==> flow/design.v <==
`timescale 1ns / 1ps
module mac(
    input [15:0] in,
    input [15:0] w,
    input [15:0] b,
    output [15:0] out
    );
wire [15:0] d;
assign d = w * in;
assign out = d + b;
endmodule
`timescale 1ns / 1ps
module mux(
    input [15:0] A,
    input [15:0] B,
    input reset,
    input sel,
    output reg [15:0] out
    );
    always @(*) begin
        if(reset)
            out =0;
        else begin
            if(sel)
                out=A;
            else
                out=B;
        end
    end
endmodule
`timescale 1ns / 1ps
module register(
    input clk,
    input reset,
    input [15:0] in,
    output [15:0] out
    );
reg [15:0] data;
assign out[15:0] = data[15:0];
always @(posedge clk) begin
	if (reset) begin
		data[15:0] <= 16'b0000000000000000;
	end
	else begin
		data[15:0] <= in[15:0];
	end
end
endmodule
`timescale 1ns / 1ps
module shift_reg #(
    parameter pool=0,
    parameter M=28,
    parameter P=2,
    parameter K=3
)
(
  input clk,
  input reset,
  input [15:0] data_in,
  output [15:0] data_out
);
localparam D = (pool)?M-P+1:M-K;
reg [D-1:0] hr_0; reg [D-1:0] hr_1; reg [D-1:0] hr_2; reg [D-1:0] hr_3;
reg [D-1:0] hr_4; reg [D-1:0] hr_5; reg [D-1:0] hr_6; reg [D-1:0] hr_7;
reg [D-1:0] hr_8; reg [D-1:0] hr_9; reg [D-1:0] hr_10; reg [D-1:0] hr_11;
reg [D-1:0] hr_12; reg [D-1:0] hr_13; reg [D-1:0] hr_14; reg [D-1:0] hr_15;
always @ (posedge clk) begin
    if(reset) begin
        hr_0 [D-1:0] <= 0;
        hr_1 [D-1:0] <= 0;
        hr_2 [D-1:0] <= 0;
        hr_3 [D-1:0] <= 0;
        hr_4 [D-1:0] <= 0;
        hr_5 [D-1:0] <= 0;
        hr_6 [D-1:0] <= 0;
        hr_7 [D-1:0] <= 0;
        hr_8 [D-1:0] <= 0;
        hr_9 [D-1:0] <= 0;
        hr_10 [D-1:0] <=0;
        hr_11 [D-1:0] <= 0;
        hr_12 [D-1:0] <= 0;
        hr_13 [D-1:0] <= 0;
        hr_14 [D-1:0] <= 0;
        hr_15 [D-1:0] <= 0;
    end
    else begin
        hr_0 [D-1:0] <= {hr_0[D-2:0], data_in[0]};
        hr_1 [D-1:0] <= {hr_1[D-2:0], data_in[1]};
        hr_2 [D-1:0] <= {hr_2[D-2:0], data_in[2]};
        hr_3 [D-1:0] <= {hr_3[D-2:0], data_in[3]};
        hr_4 [D-1:0] <= {hr_4[D-2:0], data_in[4]};
        hr_5 [D-1:0] <= {hr_5[D-2:0], data_in[5]};
        hr_6 [D-1:0] <= {hr_6[D-2:0], data_in[6]};
        hr_7 [D-1:0] <= {hr_7[D-2:0], data_in[7]};
        hr_8 [D-1:0] <= {hr_8[D-2:0], data_in[8]};
        hr_9 [D-1:0] <= {hr_9[D-2:0], data_in[9]};
        hr_10 [D-1:0] <= {hr_10[D-2:0], data_in[10]};
        hr_11 [D-1:0] <= {hr_11[D-2:0], data_in[11]};
        hr_12 [D-1:0] <= {hr_12[D-2:0], data_in[12]};
        hr_13 [D-1:0] <= {hr_13[D-2:0], data_in[13]};
        hr_14 [D-1:0] <= {hr_14[D-2:0], data_in[14]};
        hr_15 [D-1:0] <= {hr_15[D-2:0], data_in[15]};
    end
end
assign data_out[0] = hr_0[D-1]; assign data_out[1] = hr_1[D-1];
assign data_out[2] = hr_2[D-1]; assign data_out[3] = hr_3[D-1];
assign data_out[4] = hr_4[D-1]; assign data_out[5] = hr_5[D-1];
assign data_out[6] = hr_6[D-1]; assign data_out[7] = hr_7[D-1];
assign data_out[8] = hr_8[D-1]; assign data_out[9] = hr_9[D-1];
assign data_out[10] = hr_10[D-1]; assign data_out[11] = hr_11[D-1];
assign data_out[12] = hr_12[D-1]; assign data_out[13] = hr_13[D-1];
assign data_out[14] = hr_14[D-1]; assign data_out[15] = hr_15[D-1];
endmodule
`timescale 1ns / 1ps
module max_data(
    input [15:0] A,
    input [15:0] B,
    output reg [15:0] Y
    );
    always @(*) begin
        if(A>B)
            Y = A;
        else
            Y = B;
    end
endmodule
`timescale 1ns / 1ps
module conv_final #(
	parameter N=28,
	parameter M=28,
	parameter K=3,
	parameter P=2,
	parameter P_stride=2,
	parameter K_stride=2,
	parameter pool=0
) (
    	input clk,
    	input reset,
    	input [15:0] pxl_in,
		input i_data_valid,
		input [(K*K*16)-1:0]i_kernel_data,
   		output [15:0] pxl_out,
		output reg o_data_valid
    );
	wire [15:0] reg_00,reg_01,reg_02,sr_0;
	wire[15:0] reg_10, reg_11,reg_12,sr_1;
	wire[15:0] reg_20, reg_21,reg_22;
	wire [15:0] wire_00; wire [15:0] wire_01; wire [15:0] wire_02;
	wire [15:0] wire_10; wire [15:0] wire_11; wire [15:0] wire_12;
	wire [15:0] wire_20; wire [15:0] wire_21; wire [15:0] wire_22;
	wire signed [15:0] kernel [(K*K)-1:0];
	genvar i;
	generate
		for(i=0;i<(K*K);i=i+1) begin
			assign kernel[i] = i_kernel_data[16*(i)+:16];
		end
	endgenerate
	wire sel_1,sel_2,sel_3;
	wire [15:0] out_1,out_2,out_3,out_4,out_5,out_6,out_7,out_8,out_9;
	mux M1 (.A(pxl_in),.B(16'd0),.reset(reset),.sel(sel_1),.out(out_1));
	mac mac_00(out_1, kernel[0], 16'd0, wire_00);
	register r_00(clk, reset, wire_00, reg_00); 
	mux M2 (.A(pxl_in),.B(16'd0),.reset(reset),.sel(sel_2),.out(out_2));
	mac mac_01(out_2, kernel[1], reg_00, wire_01); 
	register r_01(clk, reset, wire_01, reg_01); 
	mux M3 (.A(pxl_in),.B(16'd0),.reset(reset),.sel(sel_3),.out(out_3));
	mac mac_02(out_3, kernel[2], reg_01, wire_02); 
	register r_02(clk, reset, wire_02, reg_02); 
	shift_reg #(.pool(0),.M(M),.K(K),.P(P)) row_1(.clk(clk),.reset(reset), .data_in(reg_02), .data_out(sr_0));
	mux M4 (.A(pxl_in),.B(16'd0),.reset(reset),.sel(sel_1),.out(out_4));
	mac mac_10(out_4, kernel[3], sr_0, wire_10); 
	register r_10(clk, reset, wire_10, reg_10); 
	mux M5 (.A(pxl_in),.B(16'd0),.reset(reset),.sel(sel_2),.out(out_5));
	mac mac_11(out_5, kernel[4], reg_10, wire_11); 
	register r_11(clk, reset, wire_11, reg_11); 
	mux M6 (.A(pxl_in),.B(16'd0),.reset(reset),.sel(sel_3),.out(out_6));
	mac mac_12(out_6, kernel[5], reg_11, wire_12); 
	register r_12(clk, reset, wire_12, reg_12); 
	shift_reg #(.pool(0),.M(M),.K(K),.P(P)) row_2(.clk(clk),.reset(reset), .data_in(reg_12), .data_out(sr_1));
	mux M7 (.A(pxl_in),.B(16'd0),.reset(reset),.sel(sel_1),.out(out_7));
	mac mac_20(out_7, kernel[6], sr_1, wire_20); 
	register r_20(clk, reset, wire_20, reg_20); 
	mux M8 (.A(pxl_in),.B(16'd0),.reset(reset),.sel(sel_2),.out(out_8));
	mac mac_21(out_8, kernel[7], reg_20, wire_21); 
	register r_21(clk, reset, wire_21, reg_21); 
	mux M9 (.A(pxl_in),.B(16'd0),.reset(reset),.sel(sel_3),.out(out_9));
	mac mac_22(out_9, kernel[8], reg_21, wire_22); 
	register r_22(clk, reset, wire_22, reg_22); 
	assign pxl_out = reg_22;	
	reg [9:0] counter;
	reg [$clog2(M)-1:0] col;
	reg [$clog2(M*M)-1:0] count_valid;
	always @(posedge clk) begin
		if ((reset == 1) | (!i_data_valid)) begin
			counter <= 0;
			col <= 0;
		end else begin
			counter <= counter + 1;
			if (col == M-1)
				col <= 0;
			else
				col <= col + 1;
		end
	end
	always @(posedge clk) begin
		if(reset) begin
		    count_valid <= 0;
			o_data_valid <= 1'b0;
		end
		else begin
			if(o_data_valid) begin
				count_valid <= count_valid+1;
				if(count_valid == (M*M)-1) begin
				    o_data_valid <= 1'b0;
				    count_valid <= 0;
				end
			end
			else if (i_data_valid && (counter == ((M*(K-1))/2)+((K-1)/2))) begin
				o_data_valid <= 1'b1;
			end
		end
	end
	assign sel_1 = i_data_valid & (col != M-1);
	assign sel_2 = i_data_valid;
	assign sel_3 = i_data_valid & (col != 0);
endmodule
`timescale 1ns / 1ps
module max_pooling #(
    parameter N=28,
	parameter M=28,
	parameter K=3,
	parameter P=2,
	parameter P_stride=2,
	parameter K_stride=2,
	parameter pool=1
    ) (
        input clk,
        input reset,
        input [15:0] pixel_in,
        input i_data_valid,
        output [15:0] o_max_pooled_pixel,
        output o_data_valid
    );
    wire [15:0] wire_1,reg1,sr_out,wire_2,reg2;
    register R1 (.clk(clk),.reset(reset),.in(pixel_in),.out(reg1));
    max_data M1(.A(pixel_in),.B(reg1),.Y(wire_1));
    shift_reg #(.M(M),.K(K),.pool(pool),.P(P)) LD1 (.clk(clk),.reset(reset),.data_in(wire_1),.data_out(sr_out));
    max_data M2(.A(sr_out),.B(pixel_in),.Y(wire_2));
    register R2 (.clk(clk),.reset(reset),.in(wire_2),.out(reg2));
    max_data M3(.A(pixel_in),.B(reg2),.Y(o_max_pooled_pixel));
    reg [$clog2(M)-1:0] col;
    reg row_odd;
    always@(posedge clk) begin
        if(reset | !(i_data_valid)) begin
            col <= 0;
            row_odd <= 1'b0;
        end
        else begin
            if(col == M-1) begin
                col <= 0;
                row_odd <= ~row_odd;
            end
            else begin
                col <= col+1;
            end
        end
    end
    assign o_data_valid = i_data_valid & row_odd & col[0];
endmodule
`timescale 1ns / 1ps
module cnn_layer1 (
    input          clk,
    input          reset,
    input  [15:0]  pxl_in,
    input          i_data_valid,
    input  [143:0] i_kernel_data,
    output [15:0]  conv_out,
    output         conv_valid,
    output [15:0]  pool_out,
    output         pool_valid
);
    conv_final #(
        .N(28), .M(28), .K(3), .P(2), .P_stride(2), .K_stride(1), .pool(0)
    ) C1 (
        .clk(clk),
        .reset(reset),
        .pxl_in(pxl_in),
        .i_data_valid(i_data_valid),
        .i_kernel_data(i_kernel_data),
        .pxl_out(conv_out),
        .o_data_valid(conv_valid)
    );
    max_pooling #(
        .N(28), .M(28), .K(3), .P(2), .P_stride(2), .K_stride(1), .pool(1)
    ) MP1 (
        .clk(clk),
        .reset(reset),
        .pixel_in(conv_out),
        .i_data_valid(conv_valid),
        .o_max_pooled_pixel(pool_out),
        .o_data_valid(pool_valid)
    );
endmodule
; Step by step through the tools: cnn_layer1
; Tool output for the design above, in the order of the flow.
; Lines are those of the file above, counted from 1.
; Operators carry their Yosys type and port widths (W data, S select, Z words).
; Library cell names are shortened.
; A cell with - has no value.
[inputs]
top_module = cnn_layer1
clock_port = clk
library = sky130hd
lib_corner = tt_025C_1v80

; Word level
; Source: Yosys, flattened and elaborated, memories not mapped. Widths are those after wreduce. Registers that Yosys merges into a memory's read port (data or address) are not register bits. Print and check cells do not count. Equal cells are merged and count once.
[op_classes]
add_sub_neg = 12
multipliers = 9
n_cmp = 3
n_eq = 5
mux = 13
n_logic = 7
reduce_logical = 6
[op_table]
columns = op, count
row1 = $mul A16 B16 Y16, 9
row2 = $mux W16, 9
row3 = $add A16 B16 Y16, 8
row4 = $gt A16 B16 Y1, 3
row5 = $add A10 B1 Y10 const B, 2
row6 = $eq A10 B10 Y1 const B, 1
row7 = $eq A10 B5 Y1 const B, 1
row8 = $add A5 B1 Y5 const B, 2
row9 = $eq A5 B5 Y1 const B, 2
row10 = $mux W10, 1
row11 = $ne A5 B5 Y1 const B, 1
row12 = $reduce_bool A5 Y1, 1
row13 = $and A1 B1 Y1, 4
row14 = $reduce_or A2 Y1, 2
row15 = $mux W1, 3
row16 = $or A1 B1 Y1, 2
row17 = $logic_not A1 Y1, 2
row18 = $logic_and A1 B1 Y1, 1
row19 = $not A1 Y1, 1
[word_totals]
regBits = 1440
in_bits = 163
output_inout_bits = 34
word_cells = 120

; Logic depth
; Yosys ltp: most cells in a row. Word level: on the elaborated netlist, between registers, memories and ports. Mapped: between sequential cells and ports; inverters and the memories' decode and read muxes count.
[depth]
ltp_word = 6
ABC_AREA = 0
mapped_depth = 28

; Synthesis result
; The flow's flattened synthesis, as Yosys stat reports it; memories are mapped. The netlist is that of the ABC_AREA named above (0 if unset); the other value can give another one.
; Totals and module areas in this step are rounded.
[by_type]
columns = type, count
row1 = dfxtp_1, 1440
row2 = fa_1, 832
row3 = nor2b_1, 1306
row4 = ha_1, 519
row5 = inv_1, 1370
row6 = nand2_1, 817
row7 = xnor2_1, 266
row8 = and3_1, 253
row9 = and2_1, 213
row10 = clkbuf_1, 344
row11 = xor2_1, 83
row12 = nor2_1, 193
row13 = a21oi_1, 67
row14 = mux2i_1, 33
row15 = a21o_1, 35
row16 = o21ai_0, 51
row17 = o21a_1, 24
row18 = buf_2, 35
; Other cell types: 54; their cells: 262.
[mapped]
mapped_cells = 8143
area_um2 = 79900
flip_flops = 1440
; The figures by module come from a second, unflattened synthesis with its own total; it is not the netlist above.
[hier_totals]
cells_unflattened = 8509
hier_area_um2 = 83800
; Each row is one instance without its submodules.
[modules]
columns = module, instances, cells, area_um2, seq_area_um2
row1 = mac, 9, 530, 4390, 0.0
row2 = shift_reg, 2, 860, 10800, 8010
row3 = shift_reg, 1, 928, 11700, 8650
row4 = register, 11, 33, 464, 320
row5 = mux, 9, 36, 260, 0.0
row6 = max_data, 3, 79, 686, 0.0
row7 = conv_final, 1, 142, 1250, 520
row8 = max_pooling, 1, 25, 235, 120
row9 = cnn_layer1, 1, 0, 0.0, 0.0

; Path before layout
; Source: OpenSTA report_checks on the synthesized netlist (no wires, ideal clock, input and output delay 20% of the period each), path of least setup slack; recovery checks are left aside. Register names are those of the netlist, which keeps one name where synthesis merged equal registers.
[synth_path]
path_type = input to register
from = input reset
to = register C1.r_10.data[15]
tclk_ps = 8000
input_delay_ps = 1600
t_first_pin_ps = 1600
t_arrival_ps = 7390
required_time_ps = 7935
path_slack_ps = 545
path_delay_ps = 5855
driving_pins = 25
path_buffers = 5
synth_period_reached_ps = 7455
; "path_delay_ps" is the arrival time less input delay plus setup time.
; "driving_pins": output pins that drive a net of the path, with the launching flip-flop's if there is one; two outputs of one cell count as two.
; "synth_period_reached_ps" is the clock period less the worst setup slack; recovery checks do not enter. This is arithmetic on one report: input and output delays are still those of the set period (20% each).
; Between the ends stands the longest chain of elaborated cells between them, by number of cells; it is not shown to be the way that was timed. Of several equally long chains one is given.
; A line is the first line of the expression or statement that the cell stems from. Yosys adds cells for indexed reads and writes and turns some case tables into memories.
[synth_between]
cell_sequence = buf_2 -> nand2b_1 -> clkbuf_1 -> nor2_1 -> clkbuf_1 -> and2_1 -> clkbuf_1 -> buf_2 -> nand2_1 -> fa_1 -> fa_1 -> inv_1 -> fa_1 -> fa_1 -> fa_1 -> inv_1 -> fa_1 -> inv_1 -> ha_1 -> a21o_1 -> nand3_1 -> nand2_1 -> a211oi_1 -> xnor3_1 -> nor2_1
elab_chain_cells = 3
cone_cells = 3
cone_lines = 3
cone_classes = add/sub (1); mul (1); mux (1)
[synth_rtl]
columns = element, line_no
row1 = "start, declared", 273  ; input          reset,
row2 = $mux W16, 21  ; if(reset)
row3 = $mul A16 B16 Y16, 9  ; assign d = w * in;
row4 = $add A16 B16 Y16, 10  ; assign out = d + b;
row5 = "end, assigned", 42  ; data[15:0] <= 16'b0000000000000000;
row6 = "end, assigned", 45  ; data[15:0] <= in[15:0];
row7 = "end, declared", 38  ; reg [15:0] data;

; Worst path after layout
; From the final timing report of record 2: the path of least setup slack in the routed layout; clock arrival at registers is part of the times.
; The report prints the path's times to 10 ps; the period is as set.
[layout_path]
path_type = input to register
from = input i_data_valid
to = register C1.r_22.data[15]
tclk_ps = 8000
input_delay_ps = 1600
t_first_pin_ps = 1600
t_arrival_ps = 7350
required_time_ps = 8680
path_slack_ps = 1320
driving_pins = 24
path_buffers = 4
; Between the ends stands the longest chain of elaborated cells between them, by number of cells; it is not shown to be the way that was timed. Of several equally long chains one is given.
[layout_between]
cell_sequence = clkbuf_4 -> nor2b_4 -> buf_12 -> and2_4 -> nor2b_4 -> buf_4 -> buf_4 -> and2_1 -> fa_1 -> inv_1 -> fa_1 -> fa_1 -> inv_1 -> fa_1 -> fa_1 -> inv_1 -> fa_1 -> inv_1 -> ha_1 -> a21o_1 -> a31oi_2 -> o21a_1 -> o21ai_1 -> nor3b_1
elab_chain_cells = 5
cone_cells = 5
cone_lines = 5
cone_classes = add/sub (1); mul (1); mux (2); logic (1)
[layout_rtl]
columns = element, line_no
row1 = "start, declared", 275  ; input          i_data_valid,
row2 = $and A1 B1 Y1, 225  ; assign sel_3 = i_data_valid & (col != 0);
row3 = $mux W16, 24  ; if(sel)
row4 = $mux W16, 21  ; if(reset)
row5 = $mul A16 B16 Y16, 9  ; assign d = w * in;
row6 = $add A16 B16 Y16, 10  ; assign out = d + b;
row7 = "end, assigned", 42  ; data[15:0] <= 16'b0000000000000000;
row8 = "end, assigned", 45  ; data[15:0] <= in[15:0];
row9 = "end, declared", 38  ; reg [15:0] data;

; 6 stored runs of cnn_layer1 in the flow (synthesis by Yosys, layout by OpenROAD, sky130hd cells), in arbitrary order. Constraints: input delay and output delay 20% of the set period each, output load 0.01 pF.
; "timing.achieved_period_ps" is the run's clock period less its worst setup slack. It is reckoned from that one timing run; input and output delays stay at 20% of the period that was set.
; "fin_power_uw" is the tool's figure for a default switching activity; nothing was simulated.
; The results are shown rounded.

[record 1: settings]
CAP_MARGIN = 40
CELL_PAD_IN_SITES_DETAIL_PLACEMENT = 2
CORE_UTILIZATION = 60
GPL_ROUTABILITY_DRIVEN = 0
SETUP_SLACK_MARGIN = -0.45
period_ns = 5.93
CORE_MARGIN = 2
SLEW_MARGIN = 20
[record 1: results]
outcome = unfinished; tool error in placement

[record 2: settings]
CAP_MARGIN = 25
CELL_PAD_IN_SITES_DETAIL_PLACEMENT = 1
CELL_PAD_IN_SITES_GLOBAL_PLACEMENT = 3
CORE_MARGIN = 9
CORE_UTILIZATION = 46
CTS_CLUSTER_SIZE = 23
GPL_ROUTABILITY_DRIVEN = 0
GPL_TIMING_DRIVEN = 1
MIN_ROUTING_LAYER = met2
PLACE_DENSITY = 0.92
SETUP_SLACK_MARGIN = 1.19
period_ns = 8.0
SLEW_MARGIN = 20
[record 2: results]
synthesis_area_um2 = 79900
die_um2 = 189000
final_stdcell_area_um2 = 91000
worst_setup_slack_ps = 1320
final_setup_tns_ps = 0
fin_power_uw = 20600
timing.achieved_period_ps = 6678

[record 3: settings]
ABC_AREA = 1
CAP_MARGIN = 5
CELL_PAD_IN_SITES_DETAIL_PLACEMENT = 1
CELL_PAD_IN_SITES_GLOBAL_PLACEMENT = 1
CORE_ASPECT_RATIO = 0.66
CORE_MARGIN = 4
CORE_UTILIZATION = 28
GPL_ROUTABILITY_DRIVEN = 0
MAX_ROUTING_LAYER = met5
PLACE_DENSITY = 0.45
SETUP_SLACK_MARGIN = 1.71
period_ns = 6.33
SLEW_MARGIN = 20
[record 3: results]
synthesis_area_um2 = 81800
die_um2 = 301000
final_stdcell_area_um2 = 105000
worst_setup_slack_ps = 138
final_setup_tns_ps = 0
fin_power_uw = 27600
timing.achieved_period_ps = 6192

[record 4: settings]
CORE_UTILIZATION = 40
period_ns = 7.37
CAP_MARGIN = 20
CORE_MARGIN = 2
SLEW_MARGIN = 20
[record 4: results]
synthesis_area_um2 = 79900
die_um2 = 203000
final_stdcell_area_um2 = 92600
worst_setup_slack_ps = 267
final_setup_tns_ps = 0
fin_power_uw = 22200
timing.achieved_period_ps = 7103

[record 5: settings]
ABC_AREA = 0
CAP_MARGIN = 40
CELL_PAD_IN_SITES_DETAIL_PLACEMENT = 1
CELL_PAD_IN_SITES_GLOBAL_PLACEMENT = 3
CORE_MARGIN = 9
CORE_UTILIZATION = 46
CTS_CLUSTER_DIAMETER = 151
CTS_CLUSTER_SIZE = 23
GPL_ROUTABILITY_DRIVEN = 0
GPL_TIMING_DRIVEN = 0
MIN_ROUTING_LAYER = met2
PLACE_DENSITY = 0.92
SETUP_SLACK_MARGIN = 1.19
period_ns = 8.0
SLEW_MARGIN = 20
[record 5: results]
synthesis_area_um2 = 79900
die_um2 = 189000
final_stdcell_area_um2 = 91900
worst_setup_slack_ps = 667
final_setup_tns_ps = 0
fin_power_uw = 18600
timing.achieved_period_ps = 7333

[record 6: settings]
CAP_MARGIN = 25
CELL_PAD_IN_SITES_GLOBAL_PLACEMENT = 1
CORE_MARGIN = 5
CORE_UTILIZATION = 40
GPL_ROUTABILITY_DRIVEN = 0
HOLD_SLACK_MARGIN = 0.09
MIN_ROUTING_LAYER = met2
SLEW_MARGIN = 35
TNS_END_PERCENT = 5
period_ns = 11.7
[record 6: results]
synthesis_area_um2 = 79900
die_um2 = 209000
final_stdcell_area_um2 = 89500
worst_setup_slack_ps = 2590
final_setup_tns_ps = 0
fin_power_uw = 13900
timing.achieved_period_ps = 9111
